==> flow/design.v <==
`timescale 1ns / 1ps
module xbip_dsp48_macro_0 (
    input wire                 CLK,
    input wire                 CE,
    input wire signed  [7:0]   A,
    input wire signed  [7:0]   B,
    input wire signed  [30:0]  C,
    output wire signed [31:0]  P
);
assign P = A * B + C;
endmodule
`timescale 1ns / 1ps
module MAC(
    input wire rstn_i,
    input wire clk_i,
    input wire dsp_enable_i,
    input wire dsp_valid_i,
    input wire signed [7:0] dsp_input_i,
    input wire signed [7:0] dsp_weight_i,
    output wire valid_o_d,
    output reg done_o,
    output wire signed [31:0] dsp_output_o
);
reg signed [30:0] partial_sum;     
reg signed [31:0] dsp_output;
wire signed [31:0] dsp_temp;
wire dsp_valid_o;
reg [1:0] dsp_valid_delay;
assign dsp_output_o = dsp_output;
assign dsp_valid_o = dsp_valid_delay[0];
assign valid_o_d = dsp_valid_delay[1];
always @(posedge clk_i or negedge rstn_i) begin
    if (!rstn_i) begin
        partial_sum <= 0;
    end else if (valid_o_d) begin
        partial_sum <= 0;
    end else begin
        partial_sum <= $signed ({dsp_temp[31],dsp_temp[29:0]});
    end 
end
always @(posedge clk_i or negedge rstn_i) begin
    if (!rstn_i) begin
        dsp_valid_delay <=0;
    end
    else begin
        dsp_valid_delay[0] <= dsp_valid_i;
        dsp_valid_delay[1] <= dsp_valid_delay[0];
    end
end
always @(posedge clk_i or negedge rstn_i) begin    
    if(!rstn_i) begin
        dsp_output <= 0;
        done_o <= 0;
    end
    else if (dsp_valid_o) begin
        dsp_output <= dsp_temp;
        done_o <= 1;
    end
    else begin
        dsp_output <=0;
        done_o <= 0;
    end
end 
xbip_dsp48_macro_0 DSP_for_MAC (
    .CLK(clk_i),              
    .CE(dsp_enable_i),        
    .A(dsp_input_i),          
    .B(dsp_weight_i),         
    .C(partial_sum),          
    .P(dsp_temp)              
);
endmodule
module Quantize
#(
    parameter WIDTH_INPUT       = 32, 
    parameter WIDTH_OUTPUT      = 8,
    parameter NUM_CALCULATE     = 8,
    parameter SCALIING_FACTOR   = 2408, 
    parameter QUANTIZE_BIT      = 8
)
(
    input wire                              clk_i,           
    input wire                              rstn_i,          
    input wire                              i_q_en,          
    input wire signed   [WIDTH_INPUT-1:0]   din_i,           
    output wire signed  [WIDTH_OUTPUT-1:0]  o_qout,          
    output wire                             o_qvalid,        
    output wire                             done_o           
);
    localparam LOCAL_COUNTER = $clog2(NUM_CALCULATE);  
    reg         [LOCAL_COUNTER-1:0] rCnt;                
    reg signed  [WIDTH_INPUT-1:0]   rScaled;             
    reg signed  [WIDTH_OUTPUT-1:0]  rClipped;            
    reg     rEn_delay;                                   
    reg     q_valid;                                     
    reg     q_done;                                      
    always @(posedge clk_i) begin
        if (!rstn_i) begin
            rEn_delay <= 0;                        
        end else begin
            rEn_delay <= i_q_en;                   
        end
    end
    always @(posedge clk_i or negedge rstn_i) begin
        if (!rstn_i) begin
            rScaled <= 0;                           
        end else if(din_i >= 0) begin
            rScaled <= (din_i + SCALIING_FACTOR / 2) / SCALIING_FACTOR;  
        end else begin
            rScaled <= (din_i - SCALIING_FACTOR / 2) / SCALIING_FACTOR;  
        end
    end
    always @(posedge clk_i) begin
        if (!rstn_i) begin
            q_valid <= 0;                          
            q_done  <= 0;                          
        end else if (rEn_delay) begin
            q_valid <= 1;                          
        end else if (rCnt == NUM_CALCULATE-2) begin
            q_done  <= 1;                           
        end else if (rCnt == NUM_CALCULATE-1) begin
            q_done  <= 0;                           
            q_valid <= 0;                          
        end
    end
    always @(posedge clk_i) begin
        if (!rstn_i) begin
            rCnt    <= 0;                              
        end else if(q_valid) begin
            rCnt <= rCnt + 1;                       
        end else begin
            rCnt <= 0;                              
        end
    end
    always @(posedge clk_i or negedge rstn_i) begin
        if (!rstn_i) begin
            rClipped <= 0;                          
        end else if (q_valid | rEn_delay) begin
            case(rScaled[QUANTIZE_BIT:QUANTIZE_BIT-1])
                2'b01:  begin
                    rClipped <= {(QUANTIZE_BIT-1){1'b1}};  
                end
                2'b10:  begin
                    rClipped <= {1'b1,{(QUANTIZE_BIT-1){1'b0}}};  
                end
                default:    begin
                    rClipped <= rScaled[QUANTIZE_BIT-1:0];  
                end
            endcase
        end else begin
            rClipped <= 0;                          
        end
    end    
    assign o_qvalid = q_valid;                     
    assign done_o   = q_done;                        
    assign o_qout   = rClipped;                      
endmodule
module Dequantize
#(
    parameter WIDTH_INPUT       = 32,
    parameter WIDTH_OUTPUT      = 32,
    parameter SCALIING_FACTOR_X = 2408,   
    parameter SCALIING_FACTOR_Y = 134,    
    parameter NUM_COUNTER_BIT   = 3,
    parameter NUM_CALCULATE     = 4
)
(
    input wire  clk_i,                               
    input wire  rstn_i,                              
    input wire signed   [WIDTH_INPUT-1:0]   din_i,   
    input wire  valid_i,                             
    output wire valid_o,                             
    output wire done_o,                              
    output wire signed  [WIDTH_OUTPUT-1:0]  dout_o   
);
    reg         [NUM_COUNTER_BIT-1:0]   rCnt;            
    reg signed  [WIDTH_OUTPUT-1:0]      rScaled;         
    reg         q_done;                                  
    reg [1:0]   valid_delay;                             
    always @(posedge clk_i or negedge rstn_i) begin
        if (!rstn_i) begin
            rScaled <= 0;
        end else begin
            rScaled <= din_i * SCALIING_FACTOR_X * SCALIING_FACTOR_Y; 
        end
    end
    always @(posedge clk_i or negedge rstn_i) begin
        if (!rstn_i) begin
            q_done <= 0;
        end else if (rCnt == NUM_CALCULATE-2) begin
            q_done <= 1;
        end else if (rCnt == NUM_CALCULATE-1) begin
            q_done <= 0;
        end
    end
    always @(posedge clk_i or negedge rstn_i) begin
        if (!rstn_i) begin
            rCnt <= 0;
        end else if (valid_o) begin
            rCnt <= rCnt + 1;
        end else begin
            rCnt <= 0;
        end
    end
    always @(posedge clk_i or negedge rstn_i) begin
        if (!rstn_i) begin
            valid_delay <= 0;
        end else begin
            valid_delay[0] <= valid_i;
            valid_delay[1] <= valid_delay[0];
        end
    end
    assign done_o = q_done;
    assign valid_o = valid_delay[1];
    assign dout_o = rScaled;
endmodule
module top(
    input wire                  clk_i,           
    input wire                  rstn_i,          
    input wire                  start_i,         
    input wire signed   [31:0]  vector_x_i,      
    input wire signed   [31:0]  quant_w_i,       
    output wire                 done_o,          
    output wire signed  [31:0]  dout_o           
);
wire quantize_done;                        
wire dequantize_done;                      
wire signed [7:0]   quantized_data;          
wire signed [31:0]  mac_out [3:0];           
reg signed  [31:0]  mac_o [3:0];             
wire valid;                                
wire mac_done;                             
wire [3:0] mac_done_w;                     
assign mac_done = mac_done_w[0];
reg q_valid;                               
reg [31:0] q_in;                           
Quantize #(
    .WIDTH_INPUT(32), 
    .WIDTH_OUTPUT(8),
    .NUM_CALCULATE(8),                     
    .SCALIING_FACTOR(2408),                
    .QUANTIZE_BIT(8) 
) quantize_inst (
    .clk_i(clk_i),                         
    .rstn_i(rstn_i),                       
    .i_q_en(start_i),                      
    .din_i(vector_x_i),                    
    .o_qout(quantized_data),               
    .o_qvalid(valid),                      
    .done_o(quantize_done)                 
);
genvar i;
generate 
    for (i = 0; i < 4; i = i + 1) begin : mac_gen
        MAC mymac(
            .clk_i(clk_i),                 
            .rstn_i(rstn_i),               
            .dsp_enable_i(valid),          
            .dsp_valid_i(quantize_done),   
            .dsp_input_i(quantized_data),  
            .dsp_weight_i(quant_w_i[32-1-8*i:32-8*(i+1)]),  
            .done_o(mac_done_w[i]),        
            .dsp_output_o(mac_out[i])      
        );
        always @(posedge clk_i or negedge rstn_i) begin
            if (!rstn_i) begin
                mac_o[i] <= 0;             
            end else if (mac_done) begin
                mac_o[i] <= mac_out[i];    
            end
        end
    end
endgenerate
Dequantize #(
    .WIDTH_INPUT(32),                      
    .WIDTH_OUTPUT(32), 
    .SCALIING_FACTOR_X(2408), 
    .SCALIING_FACTOR_Y(134),
    .NUM_COUNTER_BIT(3),                   
    .NUM_CALCULATE(4) 
) dequantize_inst (
    .clk_i(clk_i),                         
    .rstn_i(rstn_i),                       
    .din_i(q_in),                          
    .valid_i(q_valid),                     
    .done_o(dequantize_done),              
    .dout_o(dout_o)                        
);
reg [1:0] qCnt;                            
always @(posedge clk_i or negedge rstn_i) begin
    if (!rstn_i) begin
        qCnt <= 0;                         
    end else if (q_valid) begin
        qCnt <= qCnt + 1;                  
    end
end
always @(posedge clk_i or negedge rstn_i) begin
    if (!rstn_i) begin
        q_valid <= 0;                      
    end else if (mac_done) begin
        q_valid <= 1;                      
    end else if (qCnt == 3) begin
        q_valid <= 0;                      
    end
end
always @(posedge clk_i or negedge rstn_i) begin
    if (!rstn_i) begin
        q_in <= 0;                         
    end else if (q_valid) begin
        q_in <= mac_o[qCnt];               
    end else begin
        q_in <= 0;                         
    end
end
assign done_o = dequantize_done ? 1 : 0;   
endmodule
* Tool chain data of top
Tool output for the design above, in the order of the flow.
Lines are those of the file above, counted from 1.
Operators carry their Yosys type and port widths (W data, S select, Z words).
Library cell names are shortened.
A cell with -- has no value.
- Top :: top
- Clock :: clk_i
- Library :: sky130hd
- Library corner :: tt_025C_1v80

* Word level
Counts by Yosys on the flattened word-level netlist (proc, flatten, opt, wreduce). Print and check cells are left out. Cells with the same type and inputs are merged into one.
- Memories :: 0
- ROM bits :: 0
- Bits of input ports :: 67
- Elaborated cells :: 92
- Bits in registers :: 481
- Output and inout port bits :: 33
- Word width x clocked read ports :: 0
- Bits in latches :: 0
- Bits in writable memories :: 0
- Shift-type cells :: 0
- Order comparisons :: 1
- Div/mod/pow operators :: 2
- Eq/ne operators :: 10
- Multiply operators :: 6
- Bitwise gates (word level) :: 2
- Add/sub/neg operators :: 9
- Muxes and demuxes :: 24
- Reduce/logical cells :: 8
** Operator list (number)
- $div A32 B13 Y32 const B :: 2
- $mul A8 B8 Y16 :: 4
- $mul A32 B10 Y29 const B :: 1
- $mul A29 B8 Y28 const B :: 1
- $mux W32 :: 5
- $add A32 B31 Y32 :: 4
- $pmux W32 S4 :: 1
- $mux W31 :: 4
- $ge A32 B1 Y1 const B :: 1
- $add A32 B12 Y32 const B :: 1
- $sub A32 B12 Y32 const B :: 1
- $pmux W8 S2 :: 1
- $mux W1 :: 10
- $mux W9 :: 1
- $reduce_bool A2 Y1 :: 4
- $mux W8 :: 1
- $eq A2 B2 Y1 const B :: 3
- $reduce_and A2 Y1 :: 3
- $add A3 B1 Y3 const B :: 2
- $eq A3 B2 Y1 const B :: 2
- $eq A3 B3 Y1 const B :: 2
- $eq A2 B1 Y1 const B :: 2
- $mux W3 :: 1
- $add A2 B1 Y2 const B :: 1
- $ne A2 B1 Y1 const B :: 1
- $logic_not A2 Y1 :: 1
- $or A1 B1 Y1 :: 1
- $not A1 Y1 :: 1

* Logic depth
Longest topological path by Yosys (ltp), each cell counted once; first at word level (registers and memories cut), then after technology mapping (sequential cells cut; the memories' decode and read muxes count).
- Depth in word-level cells :: 4
- ABC_AREA :: 0
- Mapped depth :: 98
- Depth with buffers taken out :: 78

* After synthesis
Source: synth_stat.txt of the flow (Yosys; design flattened, memories mapped). It holds for the ABC_AREA given above (unset counts as 0); a run with the other value may have another netlist.
Totals and module areas in this step are rounded.
** Cell types (number)
- dfrtp_1 :: 420
- fa_1 :: 307
- ha_1 :: 442
- xnor2_1 :: 264
- and2_1 :: 318
- inv_1 :: 516
- a21oi_1 :: 306
- mux2_2 :: 130
- o21bai_1 :: 159
- nand2_1 :: 307
- xor2_1 :: 110
- nor2b_1 :: 124
- nor2_1 :: 200
- o21ai_0 :: 128
- mux2i_1 :: 48
- clkbuf_1 :: 119
- nand3_1 :: 69
- nor3_1 :: 67
Other cell types: 126; their cells: 830.
- Flip-flops :: 426
- Cells in the netlist :: 4864
- Sequential area :: 10600 µm²
- Synthesis area :: 45500 µm²
By module: a second synthesis without flattening, with its own total; a netlist apart from the flattened one above.
- Cells (unflattened synthesis) :: 5830
- Area total of the unflattened synthesis :: 57800 µm²
Rows give one instance, submodules left out.
** By module
- xbip_dsp48_macro_0 :: area 5430 µm², instances 4, cells 538, seq. area 0.0 µm²
- Quantize :: area 13900 µm², instances 1, cells 1904, seq. area 546 µm²
- MAC :: area 2090 µm², instances 4, cells 135, seq. area 1630 µm²
- Dequantize :: area 7220 µm², instances 1, cells 734, seq. area 851 µm²
- top :: area 6640 µm², instances 1, cells 500, seq. area 4080 µm²

* Worst setup path after synthesis
OpenSTA on the mapped netlist: ideal clock, no wires. The path of least setup slack (recovery checks aside). Input and output delay are each 20% of the period. Register names are those of the netlist, which keeps one name where synthesis merged equal registers.
- Kind :: in2reg
- From :: input vector_x_i[31]
- To :: register quantize_inst.rScaled[6]
- Data required time :: 32920 ps
- Delay of the path :: 19953 ps
- Arrival time :: 26473 ps
- External input delay :: 6600 ps
- Period :: 33000 ps
- Buffers on the path :: 13
- Path slack :: 6447 ps
- Stages on the path :: 89
- Synthesis period reached :: 26553 ps
"delay of the path" = arrival - input delay + setup time.
"stages on the path": output pins that drive a net of the path, with the launching flip-flop's if there is one; two outputs of one cell count as two.
"synthesis period reached" = period - worst setup slack (recovery checks aside). The figure is calculated, with input and output delays left at 20% of the set period.
Between the ends stands the longest chain of elaborated cells between them, by number of cells; it is not shown to be the way that was timed. Of several equally long chains one is given.
Each line given opens the expression or statement behind the cell; cells for indexed reads and writes are added by Yosys, which also makes memories of some case tables.
A register here has more assigning lines than the two given.
- Cell sequence :: clkbuf_1 > ha_1 > buf_2 > a21oi_2 > o211ai_1 > a221oi_2 > nand2_1 > xnor2_1 > o211a_2 > nand4bb_1 > nor4_4 > o311ai_2 > and2_1 > o21ai_1 > xor2_1 > buf_2 > o311a_2 > a21oi_4 > [53 not listed] > mux2i_1 > xor2_1 > o21ba_2 > o21ai_4 > a21oi_4 > clkbuf_1 > o21ai_1 > o31ai_1 > a31o_1 > nand2_1 > nand2_1 > o211ai_1 > o21ai_0 > a21oi_1 > ha_1 > and3_1 > a21oi_1 > xnor2_1
- Length of the longest elaborated chain :: 3
** RTL lines, path post-synthesis
- start, declared :: line 221 : input wire signed   [31:0]  vector_x_i,
- $sub A32 B12 Y32 :: line 110 : rScaled <= (din_i - SCALIING_FACTOR / 2) / SCALIING_FACTOR;
- $div A32 B13 Y32 :: line 110
- $mux W9 :: line 107 : end else if(din_i >= 0) begin
- end, assigned :: line 108 : rScaled <= (din_i + SCALIING_FACTOR / 2) / SCALIING_FACTOR;
- end, assigned :: line 110
- end, declared :: line 92 : reg signed  [WIDTH_INPUT-1:0]   rScaled;

* Timing after layout
Path of least setup slack in the final report of record 1 (OpenROAD, finished layout, wires in). Where an end is a register, its clock arrival counts in the times.
The report prints the path's times to 10 ps; the period is as set.
- Kind :: in2reg
- From :: input vector_x_i[31]
- To :: register quantize_inst.rScaled[6]
- Period :: 31400 ps
- External input delay :: 6280 ps
- Stages on the path :: 81
- Arrival time :: 29990 ps
- Data required time :: 31840 ps
- Path slack :: 1850 ps
- Buffers on the path :: 5
Between the ends stands the longest chain of elaborated cells between them, by number of cells; it is not shown to be the way that was timed. Of several equally long chains one is given.
A register here has more assigning lines than the two given.
- Cell sequence :: clkdlybuf4s50_1 > buf_4 > ha_1 > nand2_1 > nor4_1 > a21boi_1 > a21boi_0 > a211oi_1 > a21oi_1 > nand4bb_1 > nor4_4 > o311ai_2 > and2_1 > o21ai_1 > xor2_4 > o311a_2 > a21oi_4 > mux2_2 > [45 not listed] > o31a_4 > mux2i_1 > xor2_1 > o21ba_2 > o21ai_4 > a21oi_4 > mux4_2 > a21oi_1 > and3_1 > o211ai_1 > a21oi_1 > nand3b_4 > nand2_1 > a21oi_1 > ha_1 > and3_1 > a21oi_1 > xnor2_1
- Length of the longest elaborated chain :: 3
** RTL lines, path post-layout
- start, declared :: line 221 : input wire signed   [31:0]  vector_x_i,
- $sub A32 B12 Y32 :: line 110 : rScaled <= (din_i - SCALIING_FACTOR / 2) / SCALIING_FACTOR;
- $div A32 B13 Y32 :: line 110
- $mux W9 :: line 107 : end else if(din_i >= 0) begin
- end, assigned :: line 108 : rScaled <= (din_i + SCALIING_FACTOR / 2) / SCALIING_FACTOR;
- end, assigned :: line 110
- end, declared :: line 92 : reg signed  [WIDTH_INPUT-1:0]   rScaled;

Wiki page: top / flow data

Module top, platform sky130hd: 6 stored runs of the flow (Yosys, OpenROAD) with differing settings, in no particular order. Input and output delays are each 20% of the period that was set; the output load is 0.01 pF.
"period reached" means the clock period less the worst setup slack. The figure is calculated, with input and output delays left at 20% of the set period.
"worst setup path time" is the time allowed to the run's worst setup path (the clock period less input and output delay, where it has them) less its slack. Clock arrival times count: a late capture clock shortens it, a late launch clock lengthens it.
"worst setup path time" is given in steps of 10 ps.
Results are given in rounded form.

** Record 1
- Settings :: CORE_UTILIZATION=27; period_ns=31.4; CAP_MARGIN=20; CORE_MARGIN=2; SLEW_MARGIN=20
- Period reached :: 29552 ps
- Worst hold slack :: 339 ps
- Die area :: 172000 µm²
- Total negative slack :: 0 ps
- Worst setup slack after layout :: 1850 ps
- Post-route utilization :: 30.3 %
- Mapped cell area after synthesis :: 45500 µm²
- Standard-cell area after routing :: 50600 µm²
- Worst setup path time :: 23270 ps
- Kind of the worst setup path :: in2reg

** Record 2
- Settings :: ABC_AREA=1; CORE_UTILIZATION=32; CTS_CLUSTER_DIAMETER=22; GPL_ROUTABILITY_DRIVEN=0; HOLD_SLACK_MARGIN=0.22; MAX_ROUTING_LAYER=met4; MIN_ROUTING_LAYER=met1; PLACE_DENSITY_LB_ADDON=0.2; SETUP_SLACK_MARGIN=5.0; period_ns=24.7; CAP_MARGIN=20; CORE_MARGIN=2; SLEW_MARGIN=20
- Period reached :: 21243 ps
- Worst hold slack :: 363 ps
- Die area :: 148000 µm²
- Total negative slack :: 0 ps
- Worst setup slack after layout :: 3460 ps
- Post-route utilization :: 41.9 %
- Mapped cell area after synthesis :: 46300 µm²
- Standard-cell area after routing :: 60200 µm²
- Worst setup path time :: 16300 ps
- Kind of the worst setup path :: in2reg

** Record 3
- Settings :: CELL_PAD_IN_SITES_DETAIL_PLACEMENT=1; CELL_PAD_IN_SITES_GLOBAL_PLACEMENT=2; CORE_ASPECT_RATIO=0.93; CTS_CLUSTER_DIAMETER=113; GPL_ROUTABILITY_DRIVEN=0; TNS_END_PERCENT=10; period_ns=33.0; CAP_MARGIN=20; CORE_MARGIN=2; CORE_UTILIZATION=40; SLEW_MARGIN=20
- Period reached :: 30672 ps
- Worst hold slack :: 339 ps
- Die area :: 116000 µm²
- Total negative slack :: 0 ps
- Worst setup slack after layout :: 2330 ps
- Post-route utilization :: 44.1 %
- Mapped cell area after synthesis :: 45500 µm²
- Standard-cell area after routing :: 49900 µm²
- Worst setup path time :: 24070 ps
- Kind of the worst setup path :: in2reg

** Record 4
- Settings :: CAP_MARGIN=35; CELL_PAD_IN_SITES_DETAIL_PLACEMENT=2; CORE_ASPECT_RATIO=1.8; CORE_MARGIN=10; GPL_ROUTABILITY_DRIVEN=1; GPL_TIMING_DRIVEN=0; MAX_ROUTING_LAYER=met4; MIN_ROUTING_LAYER=met2; SETUP_SLACK_MARGIN=5.0; SLEW_MARGIN=10; period_ns=49.8; CORE_UTILIZATION=40
- Period reached :: 37306 ps
- Worst hold slack :: 349 ps
- Die area :: 128000 µm²
- Total negative slack :: 0 ps
- Worst setup slack after layout :: 12500 ps
- Post-route utilization :: 44.3 %
- Mapped cell area after synthesis :: 45500 µm²
- Standard-cell area after routing :: 50300 µm²
- Worst setup path time :: 27350 ps
- Kind of the worst setup path :: in2reg

** Record 5
- Settings :: ABC_AREA=1; CAP_MARGIN=30; CELL_PAD_IN_SITES_DETAIL_PLACEMENT=0; CELL_PAD_IN_SITES_GLOBAL_PLACEMENT=3; CORE_ASPECT_RATIO=0.93; CTS_CLUSTER_DIAMETER=234; GPL_ROUTABILITY_DRIVEN=0; GPL_TIMING_DRIVEN=0; HOLD_SLACK_MARGIN=-0.05; PLACE_DENSITY_LB_ADDON=0.12; SETUP_SLACK_MARGIN=3.97; SLEW_MARGIN=30; TNS_END_PERCENT=10; period_ns=33.0; CORE_MARGIN=2; CORE_UTILIZATION=40
- Period reached :: 27083 ps
- Worst hold slack :: 348 ps
- Die area :: 119000 µm²
- Total negative slack :: 0 ps
- Worst setup slack after layout :: 5920 ps
- Post-route utilization :: 44.2 %
- Mapped cell area after synthesis :: 46300 µm²
- Standard-cell area after routing :: 50900 µm²
- Worst setup path time :: 20480 ps
- Kind of the worst setup path :: in2reg

** Record 6
- Settings :: CAP_MARGIN=30; CELL_PAD_IN_SITES_DETAIL_PLACEMENT=0; CELL_PAD_IN_SITES_GLOBAL_PLACEMENT=3; CORE_ASPECT_RATIO=0.93; CTS_CLUSTER_DIAMETER=216; GPL_ROUTABILITY_DRIVEN=0; GPL_TIMING_DRIVEN=0; HOLD_SLACK_MARGIN=-0.05; PLACE_DENSITY_LB_ADDON=0.12; SETUP_SLACK_MARGIN=3.97; SLEW_MARGIN=30; TNS_END_PERCENT=10; period_ns=33.0; CORE_MARGIN=2; CORE_UTILIZATION=40
- Period reached :: 28141 ps
- Worst hold slack :: 348 ps
- Die area :: 116000 µm²
- Total negative slack :: 0 ps
- Worst setup slack after layout :: 4860 ps
- Post-route utilization :: 46.2 %
- Mapped cell area after synthesis :: 45500 µm²
- Standard-cell area after routing :: 52200 µm²
- Worst setup path time :: 21540 ps
- Kind of the worst setup path :: in2reg
